==> flow/design.v <==
module alu_v(wire_clock, wire_reset, enable_alu, m2, m3, m4, opCode, FR_in, FR_out, useCarry, flagToShifthAndRot, dec);
   input  wire         wire_clock;
   input  wire         wire_reset;
   input  wire         enable_alu;
   output reg  [15:0]  m2;
   input  wire [15:0]  m3;
   input  wire [15:0]  m4;
   input  wire [5:0]   opCode;
   input  wire [15:0]  FR_in;
   output reg  [15:0]  FR_out;
   input  wire         useCarry;
   input  wire [2:0]   flagToShifthAndRot;
   input  wire         dec;
   reg [15:0]  m2_next;
   reg [15:0]  FR_next;
   reg         m2_we;
   reg [31:0]  temp;
   reg [15:0]  m3c;
   wire        cin = useCarry & FR_out[11];
   always @* begin
      m2_next = m2;
      FR_next = FR_out;
      m2_we   = 1'b0;
      temp    = 32'h00000000;
      m3c     = 16'h0000;
      casez(opCode)
        6'b000110: begin
           FR_next = FR_in;
        end
        6'b100000: begin
           temp = {16'h0000, m3} + {16'h0000, m4} + {31'h0, cin};
           FR_next[11] = (temp > 32'h0000ffff);
           m2_next = temp[15:0];
           m2_we = 1'b1;
           FR_next[12] = (temp[15:0] == 16'h0000);
        end
        6'b100001: begin
           temp = {16'h0000, m3} - {16'h0000, m4} + {31'h0, cin};
           m3c = m3 + {15'h0000, cin};
           m2_we = 1'b1;
           if(m4 > m3c) begin
              FR_next[6] = 1'b1;
              m2_next = 16'h0000;
           end
           else begin
              FR_next[6] = 1'b0;
              m2_next = temp[15:0];
           end
           FR_next[12] = (temp[15:0] == 16'h0000);
        end
        6'b100010: begin
           temp = m3 * m4;
           m2_next = temp[15:0];
           m2_we = 1'b1;
           FR_next[10] = (temp > 32'h0000ffff);
           FR_next[12] = (temp[15:0] == 16'h0000);
        end
        6'b100011: begin
           m2_we = 1'b1;
           if(m4 == 16'h0000) begin
              FR_next[9] = 1'b1;
              m2_next = 16'h0000;
           end
           else begin
              FR_next[9] = 1'b0;
              m2_next = m3 / m4;
           end
           FR_next[12] = (m2_next == 16'h0000);
        end
        6'b100101: begin
           m2_we = 1'b1;
           if(m4 == 16'h0000) begin
              FR_next[9] = 1'b1;
              m2_next = 16'h0000;
           end
           else begin
              FR_next[9] = 1'b0;
              m2_next = m3 % m4;
           end
           FR_next[12] = (m2_next == 16'h0000);
        end
        6'b100100: begin
           m2_we = 1'b1;
           if(dec == 1'b0) begin
              m2_next = m3 + 16'h0001;
              FR_next[12] = 1'b0;
           end
           else begin
              m2_next = m3 - 16'h0001;
              FR_next[12] = (m2_next == 16'h0000);
           end
        end
        6'b010110: begin
           if(m3 == m4) FR_next[15:13] = 3'b001;
           if(m3 <  m4) FR_next[15:13] = 3'b010;
           if(m3 >  m4) FR_next[15:13] = 3'b100;
        end
        6'b010010: begin
           m2_next = m3 & m4;
           m2_we = 1'b1;
           if(m2_next == 16'h0000) FR_next[12] = 1'b1;
        end
        6'b010011: begin
           m2_next = m3 | m4;
           m2_we = 1'b1;
           if(m2_next == 16'h0000) FR_next[12] = 1'b1;
        end
        6'b010100: begin
           m2_next = m3 ^ m4;
           m2_we = 1'b1;
           if(m2_next == 16'h0000) FR_next[12] = 1'b1;
        end
        6'b010101: begin
           m2_next = ~m3;
           m2_we = 1'b1;
           if(m2_next == 16'h0000) FR_next[12] = 1'b1;
        end
        6'b010000: begin
           m2_we = 1'b1;
           casez(flagToShifthAndRot)
             3'b10?: m2_next = ((m3 << m4) & 16'hffff) | (m3 >> (16'h000f - m4));
             3'b11?: m2_next = ((m3 >> (16'h0010 - m4)) | (m3 << m4)) & 16'hffff;
             3'b00?: m2_next = m3 << m4;
             default: m2_next = m3 >> m4;
           endcase
        end
        default: begin
        end
      endcase
   end
   always @(posedge wire_clock) begin
      if(wire_reset) begin
         FR_out <= 16'h0000;
      end
      else if(enable_alu) begin
         FR_out <= FR_next;
         if(m2_we) m2 <= m2_next;
      end
   end
endmodule
module control_unit_v(wire_clock, wire_reset, bus_RAM_DATA_IN, bus_RAM_DATA_OUT, bus_RAM_ADDRESS, wire_RW, bus_keyboard, videoflag, bus_vga_pos, bus_vga_char, enable_alu, FR_in_at_control, FR_out_at_control, opcode, useCarry, flagToShifthAndRot, useDec, m2, m3, m4, data_debug, led);
   input  wire        wire_clock;
   input  wire        wire_reset;
   input  wire [15:0] bus_RAM_DATA_IN;
   output reg  [15:0] bus_RAM_DATA_OUT;
   output reg  [15:0] bus_RAM_ADDRESS;
   output reg         wire_RW;
   input  wire [7:0]  bus_keyboard;
   output reg         videoflag;
   output reg  [15:0] bus_vga_pos;
   output reg  [15:0] bus_vga_char;
   output reg         enable_alu;
   input  wire [15:0] FR_in_at_control;
   output reg  [15:0] FR_out_at_control;
   output reg  [5:0]  opcode;
   output reg         useCarry;
   output reg  [2:0]  flagToShifthAndRot;
   output reg         useDec;
   input  wire [15:0] m2;
   output reg  [15:0] m3;
   output reg  [15:0] m4;
   output wire [15:0] data_debug;
   output wire [15:0] led;
   reg [2:0]   stage;
   reg         processing_instruction;
   reg [15:0]  IR;
   reg [15:0]  PC;
   reg [15:0]  Rn [0:7];
   reg [15:0]  END;
   reg [15:0]  SP;
   assign led = 16'h0000;
   assign data_debug = 16'h0000;
   wire [2:0]  ra = IR[9:7];
   wire [2:0]  rb = IR[6:4];
   wire [2:0]  rc = IR[3:1];
   wire [15:0] FR = FR_in_at_control;
   reg cond;
   always @* begin
      case(IR[9:6])
        4'b0000: cond = 1'b1;
        4'b0001: cond = FR[13];
        4'b0010: cond = ~FR[13];
        4'b0011: cond = FR[12];
        4'b0100: cond = ~FR[12];
        4'b0101: cond = FR[11];
        4'b0110: cond = ~FR[11];
        4'b0111: cond = FR[15];
        4'b1000: cond = FR[14];
        4'b1001: cond = FR[15] | FR[13];
        4'b1010: cond = FR[14] | FR[13];
        4'b1011: cond = FR[10];
        4'b1100: cond = ~FR[10];
        4'b1101: cond = FR[6];
        4'b1110: cond = FR[9];
        default: cond = 1'b0;
      endcase
   end
   always @(posedge wire_clock) begin
      if(wire_reset) begin
         wire_RW <= 1'b0;
         PC <= 16'h0000;
         SP <= 16'h7ffc;
         videoflag <= 1'b0;
         enable_alu <= 1'b0;
         Rn[1] <= 16'h0121;
         Rn[3] <= 16'h0241;
         stage <= 3'd1;
         processing_instruction <= 1'b0;
      end
      else begin
         stage <= stage + 3'd1;
         enable_alu <= 1'b0;
         if(processing_instruction == 1'b0) begin
            case(stage)
              3'd1: begin
                 bus_RAM_ADDRESS <= PC;
              end
              3'd2: begin
                 processing_instruction <= 1'b1;
                 IR <= bus_RAM_DATA_IN;
                 PC <= PC + 16'h0001;
                 stage <= 3'd1;
              end
              default: ;
            endcase
         end
         else begin
            casez(IR)
              16'b110000??????????: begin
                 case(stage)
                   3'd1: bus_RAM_ADDRESS <= PC;
                   3'd2: END <= bus_RAM_DATA_IN;
                   3'd3: bus_RAM_ADDRESS <= END;
                   3'd4: begin
                      PC <= PC + 16'h0001;
                      Rn[ra] <= bus_RAM_DATA_IN;
                      processing_instruction <= 1'b0;
                      stage <= 3'd1;
                   end
                   default: ;
                 endcase
              end
              16'b110001??????????: begin
                 case(stage)
                   3'd1: bus_RAM_ADDRESS <= PC;
                   3'd2: END <= bus_RAM_DATA_IN;
                   3'd3: bus_RAM_ADDRESS <= END;
                   3'd4: begin
                      wire_RW <= 1'b1;
                      bus_RAM_DATA_OUT <= Rn[ra];
                   end
                   3'd5: begin
                      PC <= PC + 16'h0001;
                      wire_RW <= 1'b0;
                      processing_instruction <= 1'b0;
                      stage <= 3'd1;
                   end
                   default: ;
                 endcase
              end
              16'b111101??????????: begin
                 case(stage)
                   3'd1: bus_RAM_ADDRESS <= Rn[ra];
                   3'd2: begin
                      wire_RW <= 1'b1;
                      bus_RAM_DATA_OUT <= Rn[rb];
                   end
                   3'd3: begin
                      wire_RW <= 1'b0;
                      processing_instruction <= 1'b0;
                      stage <= 3'd1;
                   end
                   default: ;
                 endcase
              end
              16'b111100??????????: begin
                 case(stage)
                   3'd1: bus_RAM_ADDRESS <= Rn[rb];
                   3'd2: begin
                      Rn[ra] <= bus_RAM_DATA_IN;
                      processing_instruction <= 1'b0;
                      stage <= 3'd1;
                   end
                   default: ;
                 endcase
              end
              16'b111000??????????: begin
                 case(stage)
                   3'd1: bus_RAM_ADDRESS <= PC;
                   3'd2: begin
                      Rn[ra] <= bus_RAM_DATA_IN;
                      PC <= PC + 16'h0001;
                      processing_instruction <= 1'b0;
                      stage <= 3'd1;
                   end
                   default: ;
                 endcase
              end
              16'b110011??????????: begin
                 case(stage)
                   3'd1: begin
                      casez(IR[1:0])
                        2'b?0: Rn[ra] <= Rn[rb];
                        2'b01: Rn[ra] <= SP;
                        2'b11: SP <= Rn[ra];
                      endcase
                   end
                   3'd2: begin
                      processing_instruction <= 1'b0;
                      stage <= 3'd1;
                   end
                   default: ;
                 endcase
              end
              16'b110010??????????: begin
                 case(stage)
                   3'd1: begin
                      bus_vga_pos <= Rn[rb];
                      bus_vga_char <= Rn[ra];
                   end
                   3'd2: begin
                      if(bus_vga_char[11:8] == 4'h0)
                        bus_vga_char <= Rn[ra] + 16'h0f00;
                      else if(bus_vga_char[11:8] == 4'hf)
                        bus_vga_char <= Rn[ra] - 16'h0f00;
                   end
                   3'd3: videoflag <= 1'b1;
                   3'd4: videoflag <= 1'b0;
                   3'd5: begin
                      processing_instruction <= 1'b0;
                      stage <= 3'd1;
                   end
                   default: ;
                 endcase
              end
              16'b110101??????????: begin
                 case(stage)
                   3'd1: Rn[ra] <= {8'h00, bus_keyboard};
                   3'd2: begin
                      processing_instruction <= 1'b0;
                      stage <= 3'd1;
                   end
                   default: ;
                 endcase
              end
              16'b000101??????????: begin
                 case(stage)
                   3'd1: bus_RAM_ADDRESS <= SP;
                   3'd2: begin
                      wire_RW <= 1'b1;
                      if(IR[6] == 1'b0)
                        bus_RAM_DATA_OUT <= Rn[ra];
                      else
                        bus_RAM_DATA_OUT <= FR;
                   end
                   3'd3: begin
                      wire_RW <= 1'b0;
                      processing_instruction <= 1'b0;
                      stage <= 3'd1;
                      SP <= SP - 16'h0001;
                   end
                   default: ;
                 endcase
              end
              16'b000110??????????: begin
                 case(stage)
                   3'd1: SP <= SP + 16'h0001;
                   3'd2: bus_RAM_ADDRESS <= SP;
                   3'd3: begin
                      if(IR[6] == 1'b0) begin
                         Rn[ra] <= bus_RAM_DATA_IN;
                      end
                      else begin
                         FR_out_at_control <= bus_RAM_DATA_IN;
                         opcode <= IR[15:10];
                         enable_alu <= 1'b1;
                      end
                   end
                   3'd6: begin
                      processing_instruction <= 1'b0;
                      stage <= 3'd1;
                   end
                   default: ;
                 endcase
              end
              16'b000100??????????: begin
                 case(stage)
                   3'd1: SP <= SP + 16'h0001;
                   3'd2: bus_RAM_ADDRESS <= SP;
                   3'd3: PC <= bus_RAM_DATA_IN;
                   3'd4: begin
                      PC <= PC + 16'h0001;
                      processing_instruction <= 1'b0;
                      stage <= 3'd1;
                   end
                   default: ;
                 endcase
              end
              16'b100000??????????, 16'b100001??????????, 16'b100010??????????,
              16'b100011??????????, 16'b100101??????????, 16'b010010??????????,
              16'b010011??????????, 16'b010100??????????, 16'b010101??????????,
              16'b100100??????????, 16'b010110??????????, 16'b010000??????????: begin
                 case(stage)
                   3'd1: begin
                      opcode <= IR[15:10];
                      enable_alu <= 1'b1;
                      casez(IR[15:10])
                        6'b100100: begin
                           m3 <= Rn[ra];
                           useDec <= IR[6];
                        end
                        6'b010110: begin
                           m3 <= Rn[ra];
                           m4 <= Rn[rb];
                        end
                        6'b010101: begin
                           m3 <= Rn[rb];
                        end
                        6'b010000: begin
                           m3 <= Rn[ra];
                           m4 <= {12'h000, IR[3:0]};
                           flagToShifthAndRot <= IR[6:4];
                        end
                        6'b10000?: begin
                           m3 <= Rn[rb];
                           m4 <= Rn[rc];
                           useCarry <= IR[0];
                        end
                        default: begin
                           m3 <= Rn[rb];
                           m4 <= Rn[rc];
                        end
                      endcase
                   end
                   3'd6: begin
                      if(IR[15:10] == 6'b010110)
                        bus_vga_char <= FR;
                      else
                        Rn[ra] <= m2;
                      if(IR[15:10] == 6'b010100)
                        bus_vga_char <= m2;
                      processing_instruction <= 1'b0;
                      stage <= 3'd1;
                   end
                   default: ;
                 endcase
              end
              16'b000010??????????: begin
                 case(stage)
                   3'd1: bus_RAM_ADDRESS <= PC;
                   3'd2: if(cond) PC <= bus_RAM_DATA_IN - 16'h0001;
                   3'd3: PC <= PC + 16'h0001;
                   3'd4: begin
                      processing_instruction <= 1'b0;
                      stage <= 3'd1;
                   end
                   default: ;
                 endcase
              end
              16'b000011??????????: begin
                 case(stage)
                   3'd1: bus_RAM_ADDRESS <= SP;
                   3'd2: begin
                      wire_RW <= 1'b1;
                      bus_RAM_DATA_OUT <= PC;
                   end
                   3'd3: wire_RW <= 1'b0;
                   3'd4: bus_RAM_ADDRESS <= PC;
                   3'd5: begin
                      if(cond) begin
                         PC <= bus_RAM_DATA_IN - 16'h0001;
                         SP <= SP - 16'h0001;
                      end
                   end
                   3'd6: PC <= PC + 16'h0001;
                   3'd7: begin
                      processing_instruction <= 1'b0;
                      stage <= 3'd1;
                   end
                   default: ;
                 endcase
              end
              default: begin
                 wire_RW <= 1'b0;
                 processing_instruction <= 1'b0;
                 stage <= 3'd1;
              end
            endcase
         end
      end
   end
endmodule
module  cpu_v(wire_clock, wire_reset, bus_RAM_DATA_IN,bus_RAM_DATA_OUT,bus_RAM_ADDRESS,wire_RW, bus_keyboard, videoflag, bus_vga_pos, bus_vga_char,data_debug, led);
   input wire         wire_clock;
   input wire         wire_reset;
   input wire [15:0]  bus_RAM_DATA_IN;
   output wire [15:0]  bus_RAM_DATA_OUT;
   output wire [15:0]  bus_RAM_ADDRESS;
   output wire         wire_RW;
   input  wire [7:0]  bus_keyboard;
   output wire         videoflag;
   output wire [15:0]  bus_vga_pos;
   output wire [15:0]  bus_vga_char;
   output wire [15:0]  data_debug;
   output wire [15:0]  led;
   wire [15:0]         m2;
   wire [15:0]         m3;
   wire [15:0]         m4;
   wire                enable_alu;
   wire [5:0]          opCode;
   wire                useCarry;
   wire                useDec;
   wire [15:0]         FR_in_at_control;
   wire [15:0]         FR_out_at_control;
   wire [2:0]          flagToShifthAndRot;
   alu_v alu_v_dut(wire_clock,wire_reset,enable_alu,m2,m3,m4,opCode,FR_out_at_control,FR_in_at_control,useCarry,flagToShifthAndRot,useDec);
   control_unit_v control_v_dut(wire_clock, wire_reset, bus_RAM_DATA_IN,bus_RAM_DATA_OUT,bus_RAM_ADDRESS,wire_RW, bus_keyboard, videoflag, bus_vga_pos, bus_vga_char,enable_alu,FR_in_at_control,FR_out_at_control,opCode,useCarry,flagToShifthAndRot,useDec,m2,m3,m4,data_debug, led);
endmodule
# From RTL to reports: cpu_v
# Tool output for the design above, in the order of the flow.
# Lines are those of the file above, counted from 1.
# Cell names lack the library's common part.
# The mark n/a stands for no value.
dict set report design {
  top {cpu_v}
  clock_port {wire_clock}
  library {sky130hd}
  lib_corner {tt_025C_1v80}
}

# Word-level counts
# Yosys after proc, flatten, opt, wreduce and memory -nomap, before mapping. Print and check cells are not counted.
# Yosys's memory passes give these memory sizes; they may raise the number of words (mostly to a power of two), join words into wider ones and drop unused or constant bits.
dict set report bits {
  rom_bits 0
  elab_cells 435
  mem_bits_rw 128
  memories 1
  latchBits 0
  ff_bits 226
  clocked_rd_ports_x_width 48
}
dict set report classes {
  n_addsub 16
  bitwise 25
  n_reduce_logical 71
  n_cmp 5
  div_mod_pow 2
  mul 1
  equal 104
  muxes 178
  shifts 4
}
# memory size width read_ports write_ports line
set memory_table {}
lappend memory_table {control_v_dut.Rn 8 16 3 2 168} ;# reg [15:0]  Rn [0:7];
# op n
set ops {}
lappend ops {{two-way mux 16 bit} 78}
lappend ops {{multiplier 16 x 16 -> 32 bit} 1}
lappend ops {{divider 16 x 16 -> 16 bit} 1}
lappend ops {{modulo 16 x 16 -> 16 bit} 1}
lappend ops {{case mux 16 bit (select 2 bit)} 7}
lappend ops {{logical NOT 16 bit} 11}
lappend ops {{case mux 16 bit (select 11 bit)} 1}
lappend ops {{case mux 16 bit (select 4 bit)} 2}
lappend ops {{equality test 6 bit with constant B} 20}
lappend ops {{case mux 16 bit (select 7 bit)} 1}
lappend ops {{case mux 16 bit (select 6 bit)} 1}
lappend ops {{case mux 16 bit (select 3 bit)} 2}
lappend ops {{equality test 6 x 5 -> 1 bit with constant B} 12}
lappend ops {{greater-than comparator 32 x 16 -> 1 bit with constant B} 2}
lappend ops {{two-way mux 1 bit} 52}
lappend ops {{adder 16 x 1 -> 16 bit with constant B} 3}
lappend ops {{subtractor 16 x 1 -> 16 bit with constant B} 3}
lappend ops {{OR 16 bit} 3}
lappend ops {{>> shifter 16 x 16 -> 16 bit} 3}
lappend ops {{two-way mux 3 bit} 14}
lappend ops {{adder 16 x 1 -> 16 bit} 2}
lappend ops {{greater-than comparator 16 bit} 2}
lappend ops {{inequality test 2 x 1 -> 1 bit with constant B} 16}
lappend ops {{adder 32 x 1 -> 32 bit} 1}
lappend ops {{equality test 4 bit with constant B} 8}
lappend ops {{AND reduction 5 bit} 5}
lappend ops {{equality test 6 x 3 -> 1 bit with constant B} 4}
lappend ops {{nonzero test 11 bit} 2}
# Other operator kinds: 62; their cells: 148.

# Depth
# Depth = most cells in a row (Yosys ltp): at word level without a register or memory, in the mapped netlist without a sequential cell, where the memories' decode and read muxes count.
dict set report depth {
  depth_word 14
  abc_area 1
  ltp_mapped 201
}

# Mapped cells and area
# Yosys stat after the flow's synthesis: flattened, memories mapped to cells. It holds for the ABC_AREA given above (unset counts as 0); a run with the other value may have another netlist.
# cell_type n
set types {}
lappend types {edfxtp_1 282}
lappend types {nand2_1 1283}
lappend types {ha_1 360}
lappend types {fa_1 207}
lappend types {inv_1 939}
lappend types {o21ai_0 602}
lappend types {a21oi_1 434}
lappend types {dfxtp_1 80}
lappend types {nor2_1 425}
lappend types {nand3_1 296}
lappend types {xor2_1 158}
lappend types {o211ai_1 135}
lappend types {clkbuf_1 204}
lappend types {xnor2_1 56}
lappend types {nand4_1 60}
lappend types {nor3_1 73}
lappend types {nand3_2 36}
lappend types {o22ai_1 54}
# Not listed: further types 63, cells in them 595.
dict set report synth_totals {
  ff_cells 362
  mapped_cells 6279
  seqArea_um2 10069.7
  n_buf 305
  synth_area_um2 44661.6
}

# Path before layout
# OpenSTA on the mapped netlist: ideal clock, no wires. The path of least setup slack (recovery checks aside). Input and output delay are each 20% of the period. Register names are those of the netlist, which keeps one name where synthesis merged equal registers.
dict set report synth_path {
  path_kind {register to register}
  start {reg control_v_dut.m4[0]}
  end {reg alu_v_dut.FR_out[12]}
  arrival_time_ns 22.695
  required_ns 31.933
  setup_slack_ns 9.237
  clock_period_ns 32.0
  setup_ns 0.067
  launch_ns 0.000
  path_delay_ns 22.762
  driving_pins 183
  synth_period_reached_ns 22.763
}
# "path_delay_ns" is the arrival time less input delay plus setup time.
# "driving_pins" counts driving pins, that of a launching flip-flop among them; a cell with two outputs on the path counts twice.
# "synth_period_reached_ns" is the clock period less the worst setup slack; recovery checks do not enter. This is arithmetic on one report: input and output delays are still those of the set period (20% each).
# Between the ends stands the longest chain of elaborated cells between them, by number of cells; it is not shown to be the way that was timed. Of several equally long chains one is given.
# A line is the first line of the expression or statement that the cell stems from. Yosys adds cells for indexed reads and writes and turns some case tables into memories.
# At most two assigning lines are given for a register; there are more.
dict set report synth_between {
  cell_sequence {edfxtp_1 buf_2 clkinv_1 ha_1 inv_1 nor2_1 nand2_1 nor2_1 o21ai_2 nand2_1 nand2_1 and2_1 ha_1 nand2_1 inv_1 nand2_1 nor2_1 nand2_1 [147 not listed] nand3_1 o311ai_0 nand2_1 nand2_1 nand2_1 inv_2 a22o_1 inv_1 nand2_1 nor3_1 nand3_1 nor3_2 nand2_1 nor2_1 nand2_1 nand2_1 nand2_1 a21oi_2}
  elab_chain_cells 5
}
# element line
set synth_rtl {}
lappend synth_rtl {{start: declaration} 161} ;# output reg  [15:0] m4;
lappend synth_rtl {{start: assignment} 414} ;# m4 <= Rn[rb];
lappend synth_rtl {{start: assignment} 421} ;# m4 <= {12'h000, IR[3:0]};
lappend synth_rtl {{modulo 16 x 16 -> 16 bit} 78} ;# m2_next = m3 % m4;
lappend synth_rtl {{two-way mux 16 bit} 72} ;# if(m4 == 16'h0000) begin
lappend synth_rtl {{two-way mux 16 bit} 26} ;# casez(opCode)
lappend synth_rtl {{logical NOT 16 bit} 80} ;# FR_next[12] = (m2_next == 16'h0000);
lappend synth_rtl {{case mux 1 bit (select 11 bit)} 26}
lappend synth_rtl {{end: assignment} 133} ;# FR_out <= 16'h0000;
lappend synth_rtl {{end: assignment} 136} ;# FR_out <= FR_next;
lappend synth_rtl {{end: declaration} 10} ;# output reg  [15:0]  FR_out;

# Path in the finished layout
# Path of least setup slack in the final report of stored run 1 (OpenROAD, finished layout, wires in). Where an end is a register, its clock arrival counts in the times.
dict set report layout_path {
  path_kind {register to register}
  start {reg control_v_dut.m4[5]}
  end {reg alu_v_dut.FR_out[12]}
  driving_pins 174
  setup_slack_ns 3.19
  setup_ns 0.06
  required_ns 33.60
  launch_ns 0.60
  arrival_time_ns 30.41
  clock_period_ns 33.1
}
# Between the ends stands the longest chain of elaborated cells between them, by number of cells; it is not shown to be the way that was timed. Of several equally long chains one is given.
# At most two assigning lines are given for a register; there are more.
dict set report layout_between {
  cell_sequence {edfxtp_1 buf_2 inv_1 ha_1 nand2_4 nor2_1 o21ai_2 nand3_1 and2_1 ha_1 nand2_1 inv_1 nand2_1 nor2_1 nand2_1 nand2_1 nand2_1 nand2_1 [138 not listed] o21ai_0 nand3_1 nand2_1 a21oi_1 o21bai_1 nand3_1 o311ai_0 nand2_1 nand2_1 nand2_1 inv_2 nor3_1 nand4_1 a2111oi_0 nor2_1 nand2_1 nand2_1 a21oi_2}
  elab_chain_cells 5
}
# element line
set layout_rtl {}
lappend layout_rtl {{start: declaration} 161} ;# output reg  [15:0] m4;
lappend layout_rtl {{start: assignment} 414} ;# m4 <= Rn[rb];
lappend layout_rtl {{start: assignment} 421} ;# m4 <= {12'h000, IR[3:0]};
lappend layout_rtl {{modulo 16 x 16 -> 16 bit} 78} ;# m2_next = m3 % m4;
lappend layout_rtl {{two-way mux 16 bit} 72} ;# if(m4 == 16'h0000) begin
lappend layout_rtl {{two-way mux 16 bit} 26} ;# casez(opCode)
lappend layout_rtl {{logical NOT 16 bit} 80} ;# FR_next[12] = (m2_next == 16'h0000);
lappend layout_rtl {{case mux 1 bit (select 11 bit)} 26}
lappend layout_rtl {{end: assignment} 133} ;# FR_out <= 16'h0000;
lappend layout_rtl {{end: assignment} 136} ;# FR_out <= FR_next;
lappend layout_rtl {{end: declaration} 10} ;# output reg  [15:0]  FR_out;

; Flow measurements of cpu_v on sky130hd: 4 stored runs with different settings, listed in no order. Input and output delays are each 20% of the period that was set; the output load is 0.01 pF.
; "period_less_ws_ns" means the clock period less the worst setup slack. The figure is calculated, with input and output delays left at 20% of the set period.
; "worst_path_ns" is the time allowed to the run's worst setup path (the clock period less input and output delay, where it has them) less its slack. Clock arrival times count: a late capture clock shortens it, a late launch clock lengthens it.
; By "fin_power_uw" is meant OpenSTA's value without simulated activity: inputs other than the clock are taken to toggle once in ten clock periods, and the tool carries that through the logic.

[stored run 1: settings]
ABC_AREA = 1
CORE_ASPECT_RATIO = 0.59
CORE_MARGIN = 10
CORE_UTILIZATION = 57
CTS_CLUSTER_DIAMETER = 211
CTS_CLUSTER_SIZE = 32
GPL_TIMING_DRIVEN = 0
MAX_ROUTING_LAYER = met4
PLACE_DENSITY = 0.9
period_ns = 33.1
CAP_MARGIN = 20
SLEW_MARGIN = 20
[stored run 1: results]
design.die.area_um2 = 90342.5
setup_tns_ns = 0.000
utilization_pct = 61.8
worst_path_ns = 29.91
timing.worst_path_kind = register to register
period_less_ws_ns = 29.913
yosys.chip_area_um2 = 44661.6
fin_power_uw = 1514
stdcell_area_um2 = 47744.5
worst_hold_slack_ns = 0.435
worst_setup_slack_ns = 3.187

[stored run 2: settings]
CORE_UTILIZATION = 60
period_ns = 31.1
CAP_MARGIN = 20
CORE_MARGIN = 2
SLEW_MARGIN = 20
[stored run 2: results]
yosys.chip_area_um2 = 43907.1
utilization_pct = 64.9
worst_path_ns = 29.17
timing.worst_path_kind = register to register
setup_tns_ns = 0.000
period_less_ws_ns = 29.170
worst_hold_slack_ns = 0.468
fin_power_uw = 1580
stdcell_area_um2 = 47210.3
design.die.area_um2 = 75358.5
worst_setup_slack_ns = 1.930

[stored run 3: settings]
ABC_AREA = 1
CAP_MARGIN = 40
CELL_PAD_IN_SITES_DETAIL_PLACEMENT = 1
CELL_PAD_IN_SITES_GLOBAL_PLACEMENT = 1
CORE_UTILIZATION = 65
CTS_CLUSTER_DIAMETER = 356
GPL_TIMING_DRIVEN = 0
HOLD_SLACK_MARGIN = 0.12
SETUP_SLACK_MARGIN = 5.0
TNS_END_PERCENT = 60
period_ns = 35.9
CORE_MARGIN = 2
SLEW_MARGIN = 20
[stored run 3: results]
outcome = did not finish, placement stopped with GPL-0301

[stored run 4: settings]
CORE_UTILIZATION = 57
CTS_CLUSTER_DIAMETER = 100
period_ns = 33.1
CAP_MARGIN = 20
CORE_MARGIN = 2
SLEW_MARGIN = 20
[stored run 4: results]
worst_path_ns = 31.01
timing.worst_path_kind = register to register
utilization_pct = 62.2
worst_hold_slack_ns = 0.459
setup_tns_ns = 0.000
fin_power_uw = 1520
stdcell_area_um2 = 47310.4
period_less_ws_ns = 31.009
worst_setup_slack_ns = 2.091
yosys.chip_area_um2 = 43907.1
design.die.area_um2 = 79264.8
